==> flow/design.v <==
module values (
    input logic       clk,
    input logic       rst_n,       
    input logic       newframe,   
    input logic [5:0] pixel,       
    input logic [63:0] seed,       
    output logic [7:0] read_data,
    output logic [63:0] debug_grid  
);
    logic [63:0] current_state;
    logic [63:0] next_state;
    logic [31:0] frame_counter;    
    logic update_frame;            
    always_ff @(posedge clk) begin
        if (!rst_n) begin
            current_state <= seed;   
        end else if (newframe) begin
            current_state <= next_state;
        end
    end
    assign debug_grid = current_state;
always_comb begin 
    integer x_offset, y_offset;
    logic [5:0] neighbor_count[64];
    next_state = 64'b0;
    if (newframe) begin
        int neighbor_counter;
        logic [2:0] row;
        logic [2:0] col;
        logic is_alive;
        logic becomes_alive;
        for (int i = 0; i < 64; i++) begin
            neighbor_counter = 0;
            row = i / 8;  
            col = i % 8;   
            for (x_offset = -1; x_offset <= 1; x_offset = x_offset + 1) begin
                for (y_offset = -1; y_offset <= 1; y_offset = y_offset + 1) begin
                    if (!(x_offset == 0 && y_offset == 0)) begin
                        logic [5:0] neighbor_index;
                        logic [2:0] new_row, new_col;
                        if ((row + x_offset >= 0) && (row + x_offset < 8) &&
                            (col + y_offset >= 0) && (col + y_offset < 8)) begin
                            new_row = row + x_offset;
                            new_col = col + y_offset;
                            neighbor_index = new_row * 8 + new_col;
                            if (current_state[neighbor_index]) begin
                                neighbor_counter = neighbor_counter + 1;
                            end
                        end
                        else begin
                            neighbor_index =0;
                            new_row = 0;
                            new_col = 0;
                        end
                    end
                end
            end
            is_alive = current_state[i];
            becomes_alive = (is_alive && (neighbor_counter == 2 || neighbor_counter == 3)) ||
                (!is_alive && (neighbor_counter == 3));
            next_state[i] = becomes_alive;
        end
    end
    else begin
        next_state = current_state;  
        x_offset = 0;
        y_offset = 0;
    end
end
always_comb begin
    if (current_state[pixel]) begin
        read_data = 8'hFF;  
    end else begin
        read_data = 8'h00;  
    end
end
endmodule
module ws2812b(
    input logic clk, 
    input logic rst_n,
    input logic serial_in, 
    input logic transmit, 
    output logic ws2812b_out, 
    output logic shift
);
    localparam IDLE = 1'b0;  
    localparam TRANSMITTING = 1'b1;
    localparam T0_CYCLE_COUNT = 4'd5;
    localparam T1_CYCLE_COUNT = 4'd10;
    localparam MAX_CYCLE_COUNT = 4'd15;
    logic state;
    logic [3:0] cycle_count;
    logic bit_being_sent;
    always_ff @(posedge clk) begin
        if (!rst_n) begin
            state <= IDLE;
            cycle_count <= 4'd0;
            bit_being_sent <= 1'b0;
        end else
        unique case (state)
            IDLE:
                if (transmit == 1'b1) begin
                    state <= TRANSMITTING;  
                    cycle_count <= 4'd0;  
                    bit_being_sent <= serial_in;
                end
            TRANSMITTING:  
                if (transmit == 1'b0) begin
                    state <= IDLE;  
                end
                else if (cycle_count == MAX_CYCLE_COUNT - 1) begin  
                    cycle_count <= 4'd0;
                    bit_being_sent <= serial_in;
                end
                else begin
                    cycle_count <= cycle_count + 1;
                end
        endcase
    end
    always_comb begin
        if (state == TRANSMITTING)
            if (bit_being_sent == 1'b0)  
                ws2812b_out = (cycle_count < T0_CYCLE_COUNT);  
            else
                ws2812b_out = (cycle_count < T1_CYCLE_COUNT);  
        else
            ws2812b_out = 1'b0;  
    end
    assign shift = (state == TRANSMITTING) && (cycle_count == 4'd0);  
endmodule
module controller (
    input logic clk, 
    input logic rst_n,
    output logic load_sreg, 
    output logic transmit_pixel, 
    output logic [5:0] pixel, 
    output logic newframe
);
    localparam TRANSMIT_FRAME       = 1'b0;
    localparam IDLE                 = 1'b1;
    localparam [2:0] READ_CH_VALS   = 3'b001;
    localparam [2:0] LOAD_SREG      = 3'b010;
    localparam [2:0] TRANSMIT_PIXEL = 3'b100;
    localparam [8:0] TRANSMIT_CYCLES    = 9'd360;        
    localparam [19:0] IDLE_CYCLES       = 20'd3600;      
    logic state;
    logic next_state;
    logic [2:0] transmit_phase;
    logic [2:0] next_transmit_phase;
    logic [5:0] pixel_counter;
    logic [5:0] frame_counter;  
    logic [8:0] transmit_counter;
    logic [19:0] idle_counter;
    logic transmit_pixel_done;
    logic idle_done;
    assign transmit_pixel_done = (transmit_counter == TRANSMIT_CYCLES - 1);
    assign idle_done = (idle_counter == IDLE_CYCLES - 1);
    always_ff @(posedge clk) begin
        if (!rst_n) begin
            state <= TRANSMIT_FRAME;
            transmit_phase <= READ_CH_VALS;
        end else begin
            state <= next_state;
            transmit_phase <= next_transmit_phase;
        end
    end
    always_comb begin
        next_state = 1'bx;
        unique case (state)
            TRANSMIT_FRAME:
                if ((pixel_counter == 6'd0) && (transmit_pixel_done))
                    next_state = IDLE;
                else
                    next_state = TRANSMIT_FRAME;
            IDLE:
                if (idle_done)
                    next_state = TRANSMIT_FRAME;
                else
                    next_state = IDLE;
        endcase
    end
    always_comb begin
        next_transmit_phase = READ_CH_VALS;
        if (state == TRANSMIT_FRAME) begin
            case (transmit_phase)
                READ_CH_VALS:
                    next_transmit_phase = LOAD_SREG;
                LOAD_SREG:
                    next_transmit_phase = TRANSMIT_PIXEL;
                TRANSMIT_PIXEL:
                    next_transmit_phase = transmit_pixel_done ? READ_CH_VALS : TRANSMIT_PIXEL;
            endcase
        end
    end
    always_ff @(posedge clk) begin
        if (!rst_n) begin
            pixel_counter <= 6'd63;
        end else if ((state == TRANSMIT_FRAME) && transmit_pixel_done) begin
            pixel_counter <= pixel_counter - 1;
        end
    end
    always_ff @(posedge clk) begin
        if (!rst_n) begin
            newframe <= 1'b0;
            frame_counter <= 6'd0;
        end else if (idle_done) begin
            if (frame_counter == 6'd1) begin
                newframe <= 1'b1;
                frame_counter <= 6'd0;
            end else begin
                newframe <= 1'b0;
                frame_counter <= frame_counter + 6'd1;
            end
        end else begin
            newframe <= 1'b0;
        end
    end
    always_ff @(posedge clk) begin
        if (!rst_n) begin
            transmit_counter <= 9'd0;
        end else if (transmit_phase == TRANSMIT_PIXEL) begin
            transmit_counter <= transmit_counter + 1;
        end
        else begin
            transmit_counter <= 9'd0;
        end
    end
    always_ff @(posedge clk) begin
        if (!rst_n) begin
            idle_counter <= 20'd0;
        end else if (state == IDLE) begin
            idle_counter <= idle_counter + 1;
        end
        else begin
            idle_counter <= 20'd0;
        end
    end
    assign pixel = pixel_counter;
    assign load_sreg = (transmit_phase == LOAD_SREG);
    assign transmit_pixel = (transmit_phase == TRANSMIT_PIXEL);
endmodule
module top(
    input logic     clk, 
    input logic     SW, 
    input logic     BOOT, 
    input logic [63:0] seed,
    output logic    _48b, 
    output logic    _45a
);
    logic [7:0] read_data;
    logic [5:0] pixel;
    logic newframe; 
    logic [23:0] shift_reg;  
    logic load_sreg;
    logic transmit_pixel;
    logic shift; 
    logic ws2812b_out;
    logic [63:0] pixel_control;
    logic [63:0] next_pixel_control;  
    logic [5:0] pixel_index;  
    logic [1:0] flipper;  
    values u1 (
        .clk         (clk), 
        .rst_n       (SW),  
        .newframe    (newframe), 
        .pixel        (pixel),
        .seed        (seed),
        .read_data     (read_data),
        .debug_grid  ()
    );
    ws2812b u4 (  
        .clk            (clk), 
        .rst_n          (SW),
        .serial_in      (shift_reg[23]),  
        .transmit       (transmit_pixel),  
        .ws2812b_out    (ws2812b_out), 
        .shift          (shift)
    );
    controller u5 (
        .clk            (clk), 
        .rst_n          (SW),
        .load_sreg      (load_sreg), 
        .transmit_pixel (transmit_pixel), 
        .pixel          (pixel),  
        .newframe          (newframe)  
    );
    always_ff @(posedge clk) begin
        if (!SW) begin
            flipper = 2'b00;
            shift_reg <= 24'd0;
        end else begin
        if(newframe) begin
            flipper = flipper + 1;
            if (flipper == 2'b11) begin
                flipper = 2'b00;
            end
        end
        if (load_sreg) begin  
            unique case (flipper)
                2'b00:
                    shift_reg <= { read_data, 16'd0 };
                2'b01:
                    shift_reg <= { 8'd0, read_data, 8'd0 };
                2'b10:
                    shift_reg <= { 16'd0, read_data };
                2'b11:  
                    shift_reg <= { 16'd0, read_data };
            endcase
        end
        else if (shift) begin
            shift_reg <= { shift_reg[22:0], 1'b0 }; 
        end
        end
    end
    assign _48b = ws2812b_out;  
    assign _45a = ~ws2812b_out;  
endmodule
== From RTL to reports: top ==
What the tools print for top, step after step.
Lines are those of the file above, counted from 1.
Operators carry their Yosys type and port widths (W data, S select, Z words).
Cell names lack the library's common part.
Not given: --

* Design top: top
* Clock input: clk
* Cell library: sky130hd
* Timing corner: tt_025C_1v80

== Word-level counts ==
Source: Yosys, flattened and elaborated, memories not mapped. Widths are those after wreduce. Registers that Yosys merges into a memory's read port (data or address) are not register bits. Print and check cells do not count. Equal cells are merged and count once.

* Bits in registers: 142
* Bits of input ports: 67
* Output and inout bits: 2

* Order comparisons: 2
* Shifts and indexed selects: 1
* Reduce/logical cells: 334
* Muxes and demuxes: 870
* Bitwise gates (word level): 4
* $add $sub $neg: 365
* Eq/ne operators: 143

{| class="wikitable"
|+ Operators by type and width
! kind !! number
|-
| $mux W32 || 794
|-
| $add A32 B2 Y32 const B || 359
|-
| $eq A32 B3 Y1 const B || 128
|-
| $logic_and A1 B1 Y1 || 131
|-
| $logic_or A1 B1 Y1 || 128
|-
| $mux W64 || 2
|-
| $pmux W24 S3 || 1
|-
| $logic_not A1 Y1 || 64
|-
| $shiftx A64 B6 Y1 || 1
|-
| $mux W1 || 58
|-
| $mux W24 || 2
|-
| $add A20 B1 Y20 const B || 1
|-
| $eq A20 B12 Y1 const B || 1
|-
| $mux W4 || 3
|-
| $add A9 B1 Y9 const B || 1
|-
| $eq A9 B9 Y1 const B || 1
|-
| $pmux W3 S3 || 1
|-
| $reduce_and A2 Y1 || 4
|-
| $pmux W4 S2 || 1
|-
| $mux W8 || 1
|-
| $ne A2 B1 Y1 const B || 3
|-
| $eq A2 B2 Y1 const B || 3
|-
| $add A6 B1 Y6 const B || 1
|-
| $sub A6 B1 Y6 const B || 1
|-
| $eq A6 B1 Y1 const B || 1
|-
| $logic_not A6 Y1 || 1
|-
| $mux W6 || 1
|-
| $mux W2 || 3
|}

Other operator kinds: 18; their cells: 23.

== Logic depth ==
Longest topological path by Yosys (ltp), each cell counted once; first at word level (registers and memories cut), then after technology mapping (sequential cells cut; the memories' decode and read muxes count).

* Word-level depth: 29
* ABC_AREA: 0
* Mapped depth: 24
* Gate-level depth less buffers: 23

== After synthesis ==
Yosys stat after the flow's synthesis: flattened, memories mapped to cells. It holds for the ABC_AREA given above (unset counts as 0); a run with the other value may have another netlist.

{| class="wikitable"
|+ Cell types
! cell !! number
|-
| ha_1 || 348
|-
| xnor2_1 || 264
|-
| edfxtp_1 || 64
|-
| xor2_1 || 181
|-
| dfxtp_1 || 78
|-
| nand2_1 || 408
|-
| nand3_1 || 163
|-
| nor2_1 || 215
|-
| o21ai_0 || 160
|-
| a21oi_1 || 154
|-
| mux2_2 || 67
|-
| xnor2_2 || 41
|-
| inv_1 || 177
|-
| mux2i_1 || 62
|-
| a31oi_1 || 80
|-
| xnor3_1 || 18
|-
| mux4_2 || 14
|-
| nor3_1 || 62
|}

Other cell types: 81; their cells: 791.

* Cells in the netlist: 3,347
* Sequential part of the area: 3,483.3 µm²
* Buffers: 180
* Flip-flops: 142
* Chip area (Yosys): 26,464.1 µm²

By module: a second synthesis without flattening, with its own total; a netlist apart from the flattened one above.

* Cells (unflattened synthesis): 3,331
* Area total of the unflattened synthesis: 26,753.2 µm²

Rows give one instance, submodules left out.

{| class="wikitable"
|+ Modules
! module !! instances !! seq. area (µm²) !! cells !! area (µm²)
|-
| values || 1 || 1,921.8 || 2,950 || 23,232.3
|-
| controller || 1 || 920.9 || 236 || 2,087.0
|-
| top || 1 || 520.5 || 105 || 1,084.8
|-
| ws2812b || 1 || 120.1 || 40 || 349.1
|}

== Worst setup path after synthesis ==
Path of least setup slack by OpenSTA after synthesis, without wires, with an ideal clock, recovery checks aside; 20% of the period is set as input and as output delay. Where synthesis merged equal registers, the netlist keeps one of their names.

* Path kind: register to register
* Start: register u1.current_state[41]
* End: register u1.current_state[49]
* Delay of the path: 4.819 ns
* Stages: 24
* Launch time at the first pin: 0.000 ns
* Arrival: 4.670 ns
* Path buffers: 2
* Setup time: 0.149 ns
* Clock period: 10.0 ns
* Slack: 5.181 ns
* Synthesis period reached: 4.819 ns

"delay of the path" is the arrival time less input delay plus setup time.
"stages" counts driving pins, that of a launching flip-flop among them; a cell with two outputs on the path counts twice.
"synthesis period reached" = period - worst setup slack (recovery checks aside). The figure is calculated, with input and output delays left at 20% of the set period.
Between the ends stands the longest chain of elaborated cells between them, by number of cells; it is not shown to be the way that was timed. Of several equally long chains one is given.
A line is the first line of the expression or statement that the cell stems from. Yosys adds cells for indexed reads and writes and turns some case tables into memories.

* Cell sequence: edfxtp_1 > clkbuf_1 > inv_1 > ha_1 > buf_4 > xor2_4 > ha_1 > nand2_1 > o31ai_1 > ha_1 > nand2b_1 > nand2_1 > inv_1 > ha_1 > a22o_1 > ha_1 > mux2i_1 > inv_1 > ha_1 > nand2_1 > a221o_1 > o31a_1 > a2111oi_2 > a2bb2oi_1
* Cells in the longest elaborated chain: 26
* Elaborated cells between the ends (all ways): 28
* Classes of those cells: add/sub (6); eq/ne (2); mux (16); reduce/logical (4)

{| class="wikitable"
|+ RTL lines, path post-synthesis
! item !! RTL line !! RTL
|-
| start: declaration || 10 || <nowiki>logic [63:0] current_state;</nowiki>
|-
| start: assignment || 16 || <nowiki>current_state <= seed;</nowiki>
|-
| start: assignment || 18 || <nowiki>current_state <= next_state;</nowiki>
|-
| $mux W32 || 46 || <nowiki>if (current_state[neighbor_index]) begin</nowiki>
|-
| $mux W32 || 26 || <nowiki>if (newframe) begin</nowiki>
|-
| $add A32 B2 Y32 || 47 || <nowiki>neighbor_counter = neighbor_counter + 1;</nowiki>
|-
| $mux W32 || 46 ||
|-
| $mux W32 || 26 ||
|-
| $add A32 B2 Y32 || 47 ||
|-
| $mux W32 || 46 ||
|-
| [12 not listed] || -- ||
|-
| $mux W32 || 26 ||
|-
| $eq A32 B3 Y1 || 59 || <nowiki>becomes_alive = (is_alive && (neighbor_counter == 2 || neighbor_counter == 3)) ||</nowiki>
|-
| $logic_or A1 B1 Y1 || 59 ||
|-
| $logic_and A1 B1 Y1 || 59 ||
|-
| $logic_or A1 B1 Y1 || 59 ||
|-
| $mux W64 || 17 || <nowiki>end else if (newframe) begin</nowiki>
|-
| $mux W64 || 15 || <nowiki>if (!rst_n) begin</nowiki>
|-
| end: assignment || 16 ||
|-
| end: assignment || 18 ||
|-
| end: declaration || 10 ||
|}

== Timing after layout ==
Path of least setup slack in the final report of run A (OpenROAD, finished layout, wires in). Where an end is a register, its clock arrival counts in the times.

* Path kind: register to register
* Start: register u1.current_state[10]
* End: register u1.current_state[19]
* Clock period: 10.0 ns
* Path buffers: 2
* Arrival: 6.47 ns
* Launch time at the first pin: 0.52 ns
* Slack: 3.84 ns
* Stages: 25
* Setup time: 0.19 ns

Between the ends stands the longest chain of elaborated cells between them, by number of cells; it is not shown to be the way that was timed. Of several equally long chains one is given.

* Cell sequence: edfxtp_1 > buf_6 > buf_2 > inv_1 > ha_1 > xor2_1 > ha_1 > nand2_1 > nand2_1 > ha_1 > o21ai_0 > inv_1 > ha_1 > nand2_1 > o21ai_0 > ha_1 > mux2_2 > ha_1 > nand2_1 > xnor2_1 > xnor2_1 > xnor2_1 > nor3_1 > o21ai_0 > o32ai_1
* Cells in the longest elaborated chain: 29
* Elaborated cells between the ends (all ways): 31
* Classes of those cells: add/sub (7); eq/ne (2); mux (18); reduce/logical (4)

{| class="wikitable"
|+ RTL lines, path post-layout
! item !! RTL line !! RTL
|-
| start: declaration || 10 || <nowiki>logic [63:0] current_state;</nowiki>
|-
| start: assignment || 16 || <nowiki>current_state <= seed;</nowiki>
|-
| start: assignment || 18 || <nowiki>current_state <= next_state;</nowiki>
|-
| $mux W1 || 46 || <nowiki>if (current_state[neighbor_index]) begin</nowiki>
|-
| $mux W32 || 26 || <nowiki>if (newframe) begin</nowiki>
|-
| $add A32 B2 Y32 || 47 || <nowiki>neighbor_counter = neighbor_counter + 1;</nowiki>
|-
| $mux W32 || 46 ||
|-
| $mux W32 || 26 ||
|-
| $add A32 B2 Y32 || 47 ||
|-
| $mux W32 || 46 ||
|-
| [15 not listed] || -- ||
|-
| $mux W32 || 26 ||
|-
| $eq A32 B3 Y1 || 59 || <nowiki>becomes_alive = (is_alive && (neighbor_counter == 2 || neighbor_counter == 3)) ||</nowiki>
|-
| $logic_or A1 B1 Y1 || 59 ||
|-
| $logic_and A1 B1 Y1 || 59 ||
|-
| $logic_or A1 B1 Y1 || 59 ||
|-
| $mux W64 || 17 || <nowiki>end else if (newframe) begin</nowiki>
|-
| $mux W64 || 15 || <nowiki>if (!rst_n) begin</nowiki>
|-
| end: assignment || 16 ||
|-
| end: assignment || 18 ||
|-
| end: declaration || 10 ||
|}

Wiki page: top / flow data

Module top, platform sky130hd: 2 stored runs of the flow (Yosys, OpenROAD) with differing settings, in no particular order. Input and output delays are each 20% of the period that was set; the output load is 0.01 pF.
"achieved clock period" = clock period - worst setup slack. The figure is calculated, with input and output delays left at 20% of the set period.
By "worst setup path time" is meant the share of the clock period that the worst setup path is allowed (20% is reserved at inputs, 20% at outputs), minus its slack. Clock arrival times at its registers enter into it.

Run A
==> flow/run.sh <==
#!/bin/bash
# the make line also repeats the synthesis and layout settings of config.mk as NAME=value (left out here)
make -C /OpenROAD-flow-scripts/flow DESIGN_CONFIG=/design/flow/config.mk WORK_HOME=/design/flow/orfs CLKGATE_MAP_FILE= finish
==> flow/config.mk <==
export PLATFORM = sky130hd
export DESIGN_NAME = top
export DESIGN_NICKNAME = top
export VERILOG_FILES = /design/flow/design.v
export SDC_FILE = /design/flow/constraint.sdc
export NUM_CORES = 4
export LEC_CHECK = 0
export CAP_MARGIN = 20
export CELL_PAD_IN_SITES_DETAIL_PLACEMENT = 1
export CORE_MARGIN = 2
export CORE_UTILIZATION = 40
export CTS_CLUSTER_DIAMETER = 191
export CTS_CLUSTER_SIZE = 43
export GPL_ROUTABILITY_DRIVEN = 0
export GPL_TIMING_DRIVEN = 0
export HOLD_SLACK_MARGIN = 0.21
export MAX_ROUTING_LAYER = met5
export PLACE_DENSITY_LB_ADDON = 0.28
export SETUP_SLACK_MARGIN = -0.32
export SLEW_MARGIN = 20
export TNS_END_PERCENT = 50
==> flow/constraint.sdc <==
create_clock -name core_clock -period 10.0 [get_ports {clk}]
set_input_delay 2.0000 -clock core_clock [delete_from_list [all_inputs] [get_ports {clk}]]
set_output_delay 2.0000 -clock core_clock [all_outputs]
set_load 0.01 [all_outputs]

==> results of run A <==
chip area after synthesis (Yosys): 26,464.1 µm²
die area: 68,233.3 µm²
standard-cell area of the final layout: 28,858.9 µm²
worst setup slack after layout: 3.838 ns
total negative slack: 0.000 ns
worst hold slack: 0.442 ns
achieved clock period: 6.162 ns
worst setup path time: 6.16 ns
worst setup path kind: register to register

Run B
==> flow/run.sh <==
#!/bin/bash
# the make line also repeats the synthesis and layout settings of config.mk as NAME=value (left out here)
make -C /OpenROAD-flow-scripts/flow DESIGN_CONFIG=/design/flow/config.mk WORK_HOME=/design/flow/orfs CLKGATE_MAP_FILE= finish
==> flow/config.mk <==
export PLATFORM = sky130hd
export DESIGN_NAME = top
export DESIGN_NICKNAME = top
export VERILOG_FILES = /design/flow/design.v
export SDC_FILE = /design/flow/constraint.sdc
export NUM_CORES = 4
export LEC_CHECK = 0
export CAP_MARGIN = 20
export CELL_PAD_IN_SITES_DETAIL_PLACEMENT = 1
export CORE_ASPECT_RATIO = 1.56
export CORE_MARGIN = 6
export CORE_UTILIZATION = 15
export CTS_CLUSTER_SIZE = 29
export GPL_ROUTABILITY_DRIVEN = 0
export GPL_TIMING_DRIVEN = 1
export MAX_ROUTING_LAYER = met4
export MIN_ROUTING_LAYER = met1
export SETUP_SLACK_MARGIN = 0.98
export SLEW_MARGIN = 0
==> flow/constraint.sdc <==
create_clock -name core_clock -period 6.04 [get_ports {clk}]
set_input_delay 1.2080 -clock core_clock [delete_from_list [all_inputs] [get_ports {clk}]]
set_output_delay 1.2080 -clock core_clock [all_outputs]
set_load 0.01 [all_outputs]

==> results of run B <==
chip area after synthesis (Yosys): 26,464.1 µm²
die area: 186,902.0 µm²
standard-cell area of the final layout: 30,696.9 µm²
worst setup slack after layout: 1.065 ns
total negative slack: 0.000 ns
worst hold slack: 0.426 ns
achieved clock period: 4.975 ns
worst setup path time: 4.98 ns
worst setup path kind: register to register
